==> flow/design.v <==
module Controller(Vppg, Find_Setting, CLK, rst_n, DC_Comp, PGA_Gain, CLK_Filter, LED_IR, LED_RED, IR_ADC_Value, RED_ADC_Value, LED_Drive);
input 		CLK;							 
input 		rst_n;							 
input 		Find_Setting;					 
input[7:0] 	Vppg;							 
output reg 			LED_IR;					 
output reg 			LED_RED;				 
output reg			CLK_Filter;				 
output reg  [3:0] 	LED_Drive;				 
output reg  [3:0] 	PGA_Gain;				 
output reg  [6:0] 	DC_Comp;				 
output reg  [7:0]   IR_ADC_Value;			 
output reg  [7:0]   RED_ADC_Value;			 
parameter 		 MAX_RAND_VOLTAGE = 250;
parameter 		 MIN_RAND_VOLTAGE = 5;
parameter		 MITTEL_VOLTAGE   = 127;
localparam[2:0]  INITIAL 			    = 3'b001;  
localparam[2:0]  IDLE         		    = 3'b010;  
localparam[2:0]  FIND_SETTING			= 3'b000;
localparam[2:0]  SWEEP_DC_COMP  		= 3'b011;  
localparam[2:0]  INCREASE_PGA_GAIN      = 3'b100;  
localparam[2:0]  OSCILLATE   	     	= 3'b101;  
localparam[2:0]  FIRST_DC_COMP   		= 3'b110;  
reg [9:0]  	counter;						 
reg [3:0] 	gaintemp;						
reg [3:0] 	PGA_Gain_IR;					 
reg [3:0] 	PGA_Gain_RED;					 
reg [2:0]   currentState, nextState;		 
reg [7:0]   DC_left, DC_right, DC_Comp_temp;  
reg [6:0]   DC_Comp_IR;						 
reg [6:0]   DC_Comp_RED; 				     
reg [1:0]	red_on_flag; 					 
reg [9:0]   min_index;						 
reg [9:0]   max_index;						 
reg [7:0]  	temp_min;						 
reg [7:0]  	temp_max;						 
reg [3:0]   gaintemp_max;
reg [3:0]   gaintemp_min;
reg 		start;
always@(posedge CLK or negedge rst_n) begin
	if(~rst_n)begin
		currentState  <= INITIAL;	
	end
    else begin 
		currentState  <= nextState;
	end
end
always@(posedge CLK) begin
	if(counter == 999) begin
			counter <= 0;
		end
		else if(counter >= 0) begin
		counter <= counter + 1;
		end
	 case(currentState)
		INITIAL: begin  
			nextState          <= FIND_SETTING;
			counter		       <= 0;
			PGA_Gain_RED 	   <= 0;
			PGA_Gain_IR		   <= 0;
			DC_Comp_temp	   <= 0;
			DC_Comp_IR 	       <= 0;
			DC_Comp_RED        <= 0; 
			red_on_flag        <= 1;  
			temp_min		   <= 255;
			temp_max           <= 0;
			min_index		   <= 0;
			max_index 		   <= 0;
			LED_IR			   <= 0;
			LED_RED			   <= 1;
			PGA_Gain		   <= 4'd0;
			gaintemp  		   <= 15;
			LED_Drive 	       <= 8;
			CLK_Filter         <= 0;
			gaintemp_max       <= 0;
			gaintemp_min       <= 0;
			start <= 0;
			DC_Comp            <= 0;
			IR_ADC_Value       <= 0;
			RED_ADC_Value      <= 0;
		end
		FIND_SETTING: begin  
		if(Find_Setting) begin
			nextState <= IDLE;
			end
		end
		IDLE: begin  
			DC_left	  <= 0;
			DC_right  <= MITTEL_VOLTAGE; 
            case(red_on_flag)   
                0: begin   
					nextState <= FIRST_DC_COMP;
		   		    LED_IR    <= 1;
		            LED_RED   <= 0;
                    DC_Comp   <= 0;
					temp_min  <= 255;
					temp_max  <= 0;
				end
				1: begin   
					nextState <= FIRST_DC_COMP;
		   			LED_IR    <= 0;
		   		    LED_RED   <= 1;
                    DC_Comp   <= 0; 	
					temp_min  <= 255;
					temp_max  <= 0;
				end 
				2: begin   
					if (Vppg < temp_min && LED_RED == 1) begin
		 				temp_min  <= Vppg;
		 				min_index <= counter;  
		 				nextState <= IDLE;
					end
					if (Vppg > temp_max && LED_RED == 1) begin
		 				temp_max  <= Vppg;
		 				max_index <= counter;  
						nextState <= IDLE;
					end
					if (counter == 999 && LED_RED == 1)begin  
						nextState <= SWEEP_DC_COMP;  
					end	
					if(LED_IR == 1) begin
						nextState <= SWEEP_DC_COMP;
					end				    
				end
                default:;
            endcase
		end 
		FIRST_DC_COMP:begin	 
			if ((DC_right - DC_left) > 1)begin 
				if(Vppg < MITTEL_VOLTAGE)begin
					DC_right 	    <= 	DC_Comp;
					DC_Comp_temp	<=  DC_Comp + DC_left;
					DC_Comp  		<=  DC_Comp_temp >>1;
				end else if(Vppg > MITTEL_VOLTAGE)begin
					DC_left 	    <=	DC_Comp;
					DC_Comp_temp 	<=  DC_Comp + DC_right;
					DC_Comp 	    <=  DC_Comp_temp >> 1;
				end else begin
					DC_left			<=	DC_Comp;
					DC_right		<=	DC_Comp;
				end	
			end else begin
				red_on_flag     	<=	 2;
				nextState			<= 	IDLE;					
			end
	    end
		SWEEP_DC_COMP: begin   
				if (counter < (((min_index +max_index) >> 1) + 7) && counter >= (((min_index + max_index) >> 1) - 7))begin 
					if(Vppg < MITTEL_VOLTAGE)begin
						DC_right 	    <= 	DC_Comp;
						DC_Comp_temp	<=  DC_Comp + DC_left;
						DC_Comp  		<=  DC_Comp_temp >>1;
					end else if(Vppg > MITTEL_VOLTAGE)begin
						DC_left 	    <=	DC_Comp;
						DC_Comp_temp    <=  DC_Comp + DC_right;
						DC_Comp 	    <=  DC_Comp_temp >> 1;
					end else begin
						DC_left			<=	DC_Comp;
						DC_right		<=	DC_Comp;
						nextState 		<= INCREASE_PGA_GAIN;
					end	
				end else if (counter >= (((min_index +max_index) >> 1) + 7)) begin 
					nextState	    <= INCREASE_PGA_GAIN;
				end         
		end
		INCREASE_PGA_GAIN: begin  
			if((counter >= max_index) && counter <= (max_index + 4'd15)) begin  
				if(Vppg < MAX_RAND_VOLTAGE) begin
					PGA_Gain <= PGA_Gain + 4'd1;
				end
				else begin
					gaintemp_max <= PGA_Gain;   
				end
				if(counter == (max_index + 4'd15)) begin   
					PGA_Gain <= 4'd0;
					start <= 1;
				end
			end
			if(start) begin
				start <= 0;
				if(2000 < gaintemp_max) begin
					red_on_flag    <= 0 ;
					counter    	   <= 0;  
					if(LED_IR) begin					 
						DC_Comp_IR    <= DC_Comp;		 
						PGA_Gain_IR   <= gaintemp_min; 	 
						nextState     <= OSCILLATE;
						PGA_Gain      <= 4'd0;  
						gaintemp      <= 15;
						gaintemp_max  <= 0;
						gaintemp_min  <= 0;
					end
					if(LED_RED) begin
						DC_Comp_RED   <= DC_Comp;		 
						PGA_Gain_RED  <= gaintemp_min;   
						nextState  	  <= IDLE; 			 
						PGA_Gain   	  <= 4'd0; 			 
						gaintemp      <= 15;
						gaintemp_max  <= 0;
						gaintemp_min  <= 0;
						LED_RED	      <= 0;
						LED_IR	      <= 1;
					end
				end
				else begin	
					red_on_flag 	  <= 0 ;
					counter    	      <= 0;  
					if(LED_IR) begin
						DC_Comp_IR    <= DC_Comp;		     
						PGA_Gain_IR   <= gaintemp_max; 		 
						nextState     <= OSCILLATE;			 
						PGA_Gain      <= 4'd0;  
						gaintemp      <= 15;
						gaintemp_max  <= 0;
						gaintemp_min  <= 0;
						LED_RED	      <= 1;
						LED_IR	      <= 0;
					end
					if(LED_RED) begin
						DC_Comp_RED   <= DC_Comp;			 
						PGA_Gain_RED  <= gaintemp_max;		 
						nextState     <= IDLE; 				 
						PGA_Gain      <= 4'd0; 				 
						gaintemp      <= 15;
						gaintemp_max  <= 0;
						gaintemp_min  <= 0;
						LED_RED	  	  <= 0;
						LED_IR	      <= 1;
					end
				end
			end
		end 
		OSCILLATE: begin  
			CLK_Filter <=~CLK_Filter;  
			if(counter == 9) begin	  
				LED_RED <= ~LED_RED; 
				LED_IR  <= ~LED_IR;
				counter <= 0;  
				if(LED_IR) begin
					DC_Comp  	  <= DC_Comp_RED;
					PGA_Gain 	  <= PGA_Gain_RED;
					IR_ADC_Value  <= Vppg;  
				end
				if(LED_RED) begin
					DC_Comp 	  <= DC_Comp_IR;
					PGA_Gain 	  <= PGA_Gain_IR;
					RED_ADC_Value <= Vppg;  
				end
			end	
		end
		default: nextState <= IDLE;
	endcase
end
endmodule
module FIR_Filter(
    input wire CLK,                  
    input wire CLK_Filter,           
    input wire [7:0] input_data,     
    input wire rst_n,                
    output reg [19:0] output_data    
);
parameter NUM_SHI_REGS = 22;	 
parameter NUM_ADD_REGS = 11;     
reg     [7:0]   shift_regs   [NUM_SHI_REGS-1:0];   
reg     [8:0]   add_regs     [NUM_ADD_REGS-1:0];   
reg 	[16:0]  order[NUM_ADD_REGS-1:0];  
wire    [7:0]   COEFFICIENTS [NUM_ADD_REGS-1:0];   
assign COEFFICIENTS[0]  =    8'd2;
assign COEFFICIENTS[1]  =    8'd10;
assign COEFFICIENTS[2]  =    8'd16;
assign COEFFICIENTS[3]  =    8'd28;
assign COEFFICIENTS[4]  =    8'd43;
assign COEFFICIENTS[5]  =    8'd60;
assign COEFFICIENTS[6]  =    8'd78;
assign COEFFICIENTS[7]  =    8'd95;
assign COEFFICIENTS[8]  =    8'd111;
assign COEFFICIENTS[9]  =    8'd122;
assign COEFFICIENTS[10] =    8'd128;
always @(posedge CLK or negedge rst_n) begin
    if (!rst_n) begin
        shift_regs[0]  <= 8'b0;
        shift_regs[1]  <= 8'b0;
        shift_regs[2]  <= 8'b0;
        shift_regs[3]  <= 8'b0;
        shift_regs[4]  <= 8'b0;
        shift_regs[5]  <= 8'b0;
        shift_regs[6]  <= 8'b0;
        shift_regs[7]  <= 8'b0;
        shift_regs[8]  <= 8'b0;
        shift_regs[9]  <= 8'b0;
        shift_regs[10] <= 8'b0;
        shift_regs[11] <= 8'b0;
        shift_regs[12] <= 8'b0;
        shift_regs[13] <= 8'b0;
        shift_regs[14] <= 8'b0;
        shift_regs[15] <= 8'b0;
        shift_regs[16] <= 8'b0;
        shift_regs[17] <= 8'b0;
        shift_regs[18] <= 8'b0;
        shift_regs[19] <= 8'b0;
        shift_regs[20] <= 8'b0;
        shift_regs[21] <= 8'b0;
        add_regs[0]  <= 9'b0;
        add_regs[1]  <= 9'b0;
        add_regs[2]  <= 9'b0;
        add_regs[3]  <= 9'b0;
        add_regs[4]  <= 9'b0;
        add_regs[5]  <= 9'b0;
        add_regs[6]  <= 9'b0;
        add_regs[7]  <= 9'b0;
        add_regs[8]  <= 9'b0;
        add_regs[9]  <= 9'b0;
        add_regs[10] <= 9'b0;
        order[0]  <= 17'b0;
        order[1]  <= 17'b0;
        order[2]  <= 17'b0;
        order[3]  <= 17'b0;
        order[4]  <= 17'b0;
        order[5]  <= 17'b0;
        order[6]  <= 17'b0;
        order[7]  <= 17'b0;
        order[8]  <= 17'b0;
        order[9]  <= 17'b0;
        order[10] <= 17'b0;
        output_data <= 20'd0;
    end else if (CLK_Filter) begin
        shift_regs[0]  <= input_data;
        shift_regs[1]  <= shift_regs[0];
        shift_regs[2]  <= shift_regs[1];
        shift_regs[3]  <= shift_regs[2];
        shift_regs[4]  <= shift_regs[3];
        shift_regs[5]  <= shift_regs[4];
        shift_regs[6]  <= shift_regs[5];
        shift_regs[7]  <= shift_regs[6];
        shift_regs[8]  <= shift_regs[7];
        shift_regs[9]  <= shift_regs[8];
        shift_regs[10] <= shift_regs[9];
        shift_regs[11] <= shift_regs[10];
        shift_regs[12] <= shift_regs[11];
        shift_regs[13] <= shift_regs[12];
        shift_regs[14] <= shift_regs[13];
        shift_regs[15] <= shift_regs[14];
        shift_regs[16] <= shift_regs[15];
        shift_regs[17] <= shift_regs[16];
        shift_regs[18] <= shift_regs[17];
        shift_regs[19] <= shift_regs[18];
        shift_regs[20] <= shift_regs[19];
        shift_regs[21] <= shift_regs[20];
        add_regs[0]     <= shift_regs[0] + shift_regs[21];
        add_regs[1]     <= shift_regs[1] + shift_regs[20];
        add_regs[2]     <= shift_regs[2] + shift_regs[19];
        add_regs[3]     <= shift_regs[3] + shift_regs[18];
        add_regs[4]     <= shift_regs[4] + shift_regs[17];
        add_regs[5]     <= shift_regs[5] + shift_regs[16];
        add_regs[6]     <= shift_regs[6] + shift_regs[15];
        add_regs[7]     <= shift_regs[7] + shift_regs[14];
        add_regs[8]     <= shift_regs[8] + shift_regs[13];
        add_regs[9]     <= shift_regs[9] + shift_regs[12];
        add_regs[10]    <= shift_regs[10] + shift_regs[11];
        order[0]    <= COEFFICIENTS[0] * add_regs[0];
        order[1]    <= COEFFICIENTS[1] * add_regs[1];
        order[2]    <= COEFFICIENTS[2] * add_regs[2];
        order[3]    <= COEFFICIENTS[3] * add_regs[3];
        order[4]    <= COEFFICIENTS[4] * add_regs[4];
        order[5]    <= COEFFICIENTS[5] * add_regs[5];
        order[6]    <= COEFFICIENTS[6] * add_regs[6];
        order[7]    <= COEFFICIENTS[7] * add_regs[7];
        order[8]    <= COEFFICIENTS[8] * add_regs[8];
        order[9]    <= COEFFICIENTS[9] * add_regs[9];
        order[10]   <= COEFFICIENTS[10] * add_regs[10];
	    output_data <=   order[0] + order[1] + order[2] + order[3] 
                       + order[4] + order[5] + order[6] + order[7] 
                       + order[8] + order[9] + order[10];
    end
end
endmodule
module Controller_FIR (
	input	[7:0] 	VPPG,             
	input 		  	Find_Setting,     
	input 		  	CLK,              
	input 		  	rst_n,            
	output 	[6:0] 	DC_Comp,          
	output 	[3:0] 	pga_Gain,         
	output 		  	LED_IR,           
	output 		  	LED_RED,          
	output  [19:0] 	Out_RED_Filtered, 
	output  [19:0] 	Out_IR_Filtered,  
	output  [3:0] 	LED_Drive         
);
	wire [7:0] IR_ADC_Value, RED_ADC_Value;
	wire 	   CLK_Filter;
	reg        CLK_Filter_q;    
	wire       Filter_En;       
	always @(posedge CLK or negedge rst_n) begin
		if (!rst_n) CLK_Filter_q <= 1'b0;
		else        CLK_Filter_q <= CLK_Filter;
	end
	assign Filter_En = CLK_Filter & ~CLK_Filter_q;
    Controller ct(  .Vppg(VPPG), 
                    .Find_Setting(Find_Setting), 
                    .CLK(CLK), 
                    .rst_n(rst_n), 
                    .DC_Comp(DC_Comp), 
                    .PGA_Gain(pga_Gain), 
                    .CLK_Filter(CLK_Filter), 
                    .LED_IR(LED_IR), 
                    .LED_RED(LED_RED),
                    .IR_ADC_Value(IR_ADC_Value), 
                    .RED_ADC_Value(RED_ADC_Value), 
                    .LED_Drive(LED_Drive)); 
	FIR_Filter red( .CLK(CLK),
                    .CLK_Filter(Filter_En), 
                    .input_data(RED_ADC_Value),
                    .rst_n(rst_n),  
                    .output_data(Out_RED_Filtered));
	FIR_Filter ir(  .CLK(CLK),
                    .CLK_Filter(Filter_En), 
                    .input_data(IR_ADC_Value),
                    .rst_n(rst_n),  
                    .output_data(Out_IR_Filtered));
endmodule
# Step by step through the tools: Controller_FIR

Tool output for the design above, in the order of the flow.
Lines are those of the file above, counted from 1.
Operators carry their Yosys type and port widths (W data, S select, Z words).
The mark - stands for no value.

Top: Controller_FIR
Clock: CLK
Standard-cell library: sky130hd
Corner: tt_025C_1v80

# Elaborated design

Yosys after proc, flatten, opt, wreduce and memory -nomap, before mapping. Print and check cells are not counted. Equal cells are merged and count once.

Muxes and demuxes: 119
Bitwise operators: 6
Add/sub/neg operators: 51
Reduce/logical cells: 36
$mul: 16
Eq/ne operators: 38
Magnitude comparators: 13

Operator list:

| cell                    | count |
| $mul A6 B9 Y15 const A  | 6 |
| $mul A7 B9 Y16 const A  | 4 |
| $add A20 B17 Y20        | 14 |
| $add A8 B8 Y9           | 22 |
| $mul A3 B9 Y12 const A  | 4 |
| $mux W8                 | 17 |
| $mul A4 B9 Y13 const A  | 2 |
| $mux W4                 | 25 |
| $pmux W8 S2             | 6 |
| $mux W7                 | 12 |
| $mux W10                | 8 |
| $pmux W8 S3             | 3 |
| $ge A10 B32 Y1          | 2 |
| $reduce_and A3 Y1       | 15 |
| $add A20 B13 Y20        | 2 |
| $add A20 B16 Y20        | 2 |
| $pmux W10 S2            | 2 |
| $mux W3                 | 13 |
| $add A10 B17 Y18        | 2 |
| $pmux W7 S5             | 1 |
| $lt A10 B32 Y1          | 1 |
| $add A31 B3 Y32 const B | 1 |
| $sub A31 B3 Y32 const B | 1 |
| $gt A32 B1 Y1 const B   | 1 |
| $pmux W4 S2             | 4 |
| $pmux W10 S3            | 1 |
| $pmux W7 S2             | 2 |
| $ne A2 B1 Y1 const B    | 11 |

Not listed: further kinds 51, cells in them 95.

Flip-flop bits (word level): 1042
Output and inout bits: 57
Cells after elaboration: 395

# Depth

Depth = most cells in a row (Yosys ltp): at word level without a register or memory, in the mapped netlist without a sequential cell, where the memories' decode and read muxes count.

Word-level depth: 10
ABC_AREA: 0
Mapped depth: 29
Gate-level depth less buffers: 29

# Netlist

Yosys stat after the flow's synthesis: flattened, memories mapped to cells. It holds for the ABC_AREA given above (unset counts as 0); a run with the other value may have another netlist.
Totals and module areas in this step are rounded.

Cell types:

| cell                      | count |
| sky130_fd_sc_hd__dfrtp_1  | 875 |
| sky130_fd_sc_hd__fa_1     | 472 |
| sky130_fd_sc_hd__ha_1     | 751 |
| sky130_fd_sc_hd__nand2_1  | 1837 |
| sky130_fd_sc_hd__edfxtp_1 | 119 |
| sky130_fd_sc_hd__inv_1    | 808 |
| sky130_fd_sc_hd__o21ai_0  | 494 |
| sky130_fd_sc_hd__xnor2_1  | 243 |
| sky130_fd_sc_hd__a21oi_1  | 316 |
| sky130_fd_sc_hd__o21bai_1 | 149 |
| sky130_fd_sc_hd__xor2_1   | 118 |
| sky130_fd_sc_hd__clkbuf_1 | 210 |
| sky130_fd_sc_hd__a21o_1   | 103 |
| sky130_fd_sc_hd__nor2_1   | 117 |
| sky130_fd_sc_hd__mux2i_1  | 27 |
| sky130_fd_sc_hd__dfxtp_1  | 13 |
| sky130_fd_sc_hd__and3_1   | 41 |
| sky130_fd_sc_hd__nand2b_1 | 36 |

Other cell types: 60; their cells: 327.

Mapped flip-flops: 1008
Cell area after synthesis: 0.06794 mm²
Sequential area: 0.02576 mm²
Cells in the netlist: 7056

The figures by module come from a second, unflattened synthesis with its own total; it is not the netlist above.

Cells (unflattened synthesis): 6519
Area (unflattened synthesis): 0.07095 mm²

Each row is one instance without its submodules.

By module:

| module         | area (mm²) | sequential area (mm²) | cells | times used |
| FIR_Filter     | 0.03106    | 0.01091               | 2831  | 2 |
| Controller     | 0.008788   | 0.00391               | 855   | 1 |
| Controller_FIR | 0.0000388  | 0.000025              | 2     | 1 |

# Worst setup path after synthesis

Path of least setup slack by OpenSTA after synthesis, without wires, with an ideal clock, recovery checks aside; 20% of the period is set as input and as output delay. Where synthesis merged equal registers, the netlist keeps one of their names.

Path kind: reg2reg
From: register red.order[1][1]
To: register red.output_data[18]
Path delay: 6.305 ns
Launch time at the first pin: 0.000 ns
Required time: 9.867 ns
Stages: 28
Arrival: 6.172 ns
Period: 10.0 ns
Library setup time: 0.133 ns
Path buffers: 0
Setup slack: 3.695 ns
Synthesis period reached: 6.305 ns

"path delay" is the arrival time less input delay plus setup time.
"stages" counts driving pins, that of a launching flip-flop among them; a cell with two outputs on the path counts twice.
"synthesis period reached" = period - worst setup slack (recovery checks aside). The figure is calculated, with input and output delays left at 20% of the set period.
The rows between start and end are the longest chain of elaborated cells between them; the timing report does not say that the signal goes this way. Where chains are equally long, one stands for them.
Each line given opens the expression or statement behind the cell; cells for indexed reads and writes are added by Yosys, which also makes memories of some case tables.

Path through: sky130_fd_sc_hd__dfrtp_1 -> sky130_fd_sc_hd__ha_1 -> sky130_fd_sc_hd__fa_1 -> sky130_fd_sc_hd__a21oi_1 -> sky130_fd_sc_hd__nor2_1 -> sky130_fd_sc_hd__nor2_1 -> sky130_fd_sc_hd__o21bai_1 -> sky130_fd_sc_hd__a21oi_1 -> sky130_fd_sc_hd__nor2b_1 -> sky130_fd_sc_hd__o21ai_0 -> sky130_fd_sc_hd__nor2b_1 -> sky130_fd_sc_hd__xnor2_1 -> sky130_fd_sc_hd__fa_1 -> sky130_fd_sc_hd__inv_1 -> sky130_fd_sc_hd__fa_1 -> sky130_fd_sc_hd__fa_1 -> sky130_fd_sc_hd__inv_1 -> sky130_fd_sc_hd__fa_1 -> sky130_fd_sc_hd__fa_1 -> sky130_fd_sc_hd__ha_1 -> sky130_fd_sc_hd__nand2_1 -> sky130_fd_sc_hd__o21ai_0 -> sky130_fd_sc_hd__o41ai_1 -> sky130_fd_sc_hd__o21a_1 -> sky130_fd_sc_hd__a21oi_1 -> sky130_fd_sc_hd__a21oi_1 -> sky130_fd_sc_hd__xor2_1 -> sky130_fd_sc_hd__o21ai_0
Cells in the longest elaborated chain: 10
Elaborated cells between the ends (all ways): 10
Source lines of those cells: 1
Those cells by class: add/sub (10)

Ends and longest elaborated chain, post-synthesis:

| what                          | RTL line | source |
| start: declaration            | 266      | `reg [16:0] order[NUM_ADD_REGS-1:0];` |
| start: assignment             | 315      | `order[1]  <= 17'b0;` |
| start: assignment             | 361      | `order[1]    <= COEFFICIENTS[1] * add_regs[1];` |
| $add A10 B17 Y18              | 371      | `output_data <= order[0] + order[1] + order[2] + order[3]` |
| $add A20 B13 Y20              | 371      |  |
| $add A20 B17 Y20 (7 in a row) | 371      |  |
| $add A20 B16 Y20              | 371      |  |
| end: assignment               | 325      | `output_data <= 20'd0;` |
| end: assignment               | 371      |  |
| end: declaration              | 260      | `output reg [19:0] output_data` |

# Path in the finished layout

From the final timing report of stored run 1: the path of least setup slack in the routed layout; clock arrival at registers is part of the times.

Path kind: reg2reg
From: register red.order[1][1]
To: register red.output_data[18]
Setup slack: 2.54 ns
Period: 9.61 ns
Stages: 28
Arrival: 7.74 ns
Required time: 10.28 ns
Launch time at the first pin: 0.86 ns
Path buffers: 0
Library setup time: 0.15 ns

The rows between start and end are the longest chain of elaborated cells between them; the timing report does not say that the signal goes this way. Where chains are equally long, one stands for them.

Path through: sky130_fd_sc_hd__dfrtp_1 -> sky130_fd_sc_hd__ha_1 -> sky130_fd_sc_hd__fa_1 -> sky130_fd_sc_hd__a21oi_1 -> sky130_fd_sc_hd__nor2_1 -> sky130_fd_sc_hd__nor2_1 -> sky130_fd_sc_hd__o21bai_1 -> sky130_fd_sc_hd__a21oi_1 -> sky130_fd_sc_hd__nor2b_1 -> sky130_fd_sc_hd__o21ai_0 -> sky130_fd_sc_hd__nor2b_1 -> sky130_fd_sc_hd__xnor2_1 -> sky130_fd_sc_hd__fa_1 -> sky130_fd_sc_hd__inv_1 -> sky130_fd_sc_hd__fa_1 -> sky130_fd_sc_hd__fa_1 -> sky130_fd_sc_hd__inv_1 -> sky130_fd_sc_hd__fa_1 -> sky130_fd_sc_hd__fa_1 -> sky130_fd_sc_hd__ha_1 -> sky130_fd_sc_hd__nand2_1 -> sky130_fd_sc_hd__o21ai_0 -> sky130_fd_sc_hd__o41ai_2 -> sky130_fd_sc_hd__o21a_1 -> sky130_fd_sc_hd__a21oi_1 -> sky130_fd_sc_hd__a21oi_1 -> sky130_fd_sc_hd__xor2_1 -> sky130_fd_sc_hd__o21ai_0
Cells in the longest elaborated chain: 10
Elaborated cells between the ends (all ways): 10
Source lines of those cells: 1
Those cells by class: add/sub (10)

Ends and longest elaborated chain, post-layout:

| what                          | RTL line | source |
| start: declaration            | 266      | `reg [16:0] order[NUM_ADD_REGS-1:0];` |
| start: assignment             | 315      | `order[1]  <= 17'b0;` |
| start: assignment             | 361      | `order[1]    <= COEFFICIENTS[1] * add_regs[1];` |
| $add A10 B17 Y18              | 371      | `output_data <= order[0] + order[1] + order[2] + order[3]` |
| $add A20 B13 Y20              | 371      |  |
| $add A20 B17 Y20 (7 in a row) | 371      |  |
| $add A20 B16 Y20              | 371      |  |
| end: assignment               | 325      | `output_data <= 20'd0;` |
| end: assignment               | 371      |  |
| end: declaration              | 260      | `output reg [19:0] output_data` |

==> runs of Controller_FIR <==
Design Controller_FIR on sky130hd. What follows are 3 stored runs of the flow, each under its own settings; their order means nothing. The constraints put input and output delay at 20% of the set period each and load the outputs with 0.01 pF.
"reached clock period" = clock period - worst setup slack. The figure is calculated, with input and output delays left at 20% of the set period.
"allowed time less slack (worst setup path)" is the time allowed to the run's worst setup path (the clock period less input and output delay, where it has them) less its slack. Clock arrival times count: a late capture clock shortens it, a late launch clock lengthens it.
The measured numbers are rounded.
Among the settings, - means not set for that run.

| setting or result                               | stored run 1 | stored run 2 | stored run 3 |
| CAP_MARGIN                                      | 35           | 20           | 20           |
| CELL_PAD_IN_SITES_GLOBAL_PLACEMENT              | 0            | 3            | 2            |
| CORE_UTILIZATION                                | 15           | 40           | 38           |
| GPL_ROUTABILITY_DRIVEN                          | 0            | -            | -            |
| MAX_ROUTING_LAYER                               | met5         | -            | met5         |
| PLACE_DENSITY_LB_ADDON                          | 0.06         | -            | 0.29         |
| SETUP_SLACK_MARGIN                              | -0.93        | -            | -            |
| period_ns                                       | 9.61         | 10.0         | 11.9         |
| CORE_MARGIN                                     | 2            | 2            | 4            |
| SLEW_MARGIN                                     | 20           | 20           | 20           |
| CTS_CLUSTER_DIAMETER                            | -            | 66           | 350          |
| PLACE_DENSITY                                   | -            | 0.59         | -            |
| ABC_AREA                                        | -            | -            | 0            |
| TNS_END_PERCENT                                 | -            | -            | 25           |
| Yosys chip area after synthesis (mm²)           | 0.06794      | 0.06794      | 0.06794      |
| die outline area (mm²)                          | 0.4583       | 0.1732       | 0.1856       |
| standard-cell area after layout (mm²)           | 0.08102      | 0.07573      | 0.0751       |
| post-layout utilization (%)                     | 17.9         | 44.8         | 42.5         |
| worst slack on setup checks (ns)                | 2.540        | 3.004        | 4.889        |
| total negative slack on setup checks (ns)       | 0.000        | 0.000        | 0.000        |
| worst hold slack (ns)                           | 0.349        | 0.356        | 0.350        |
| reached clock period (ns)                       | 7.070        | 6.996        | 7.011        |
| allowed time less slack (worst setup path) (ns) | 7.07         | 7.00         | 7.01         |
| worst setup path type                           | reg2reg      | reg2reg      | reg2reg      |
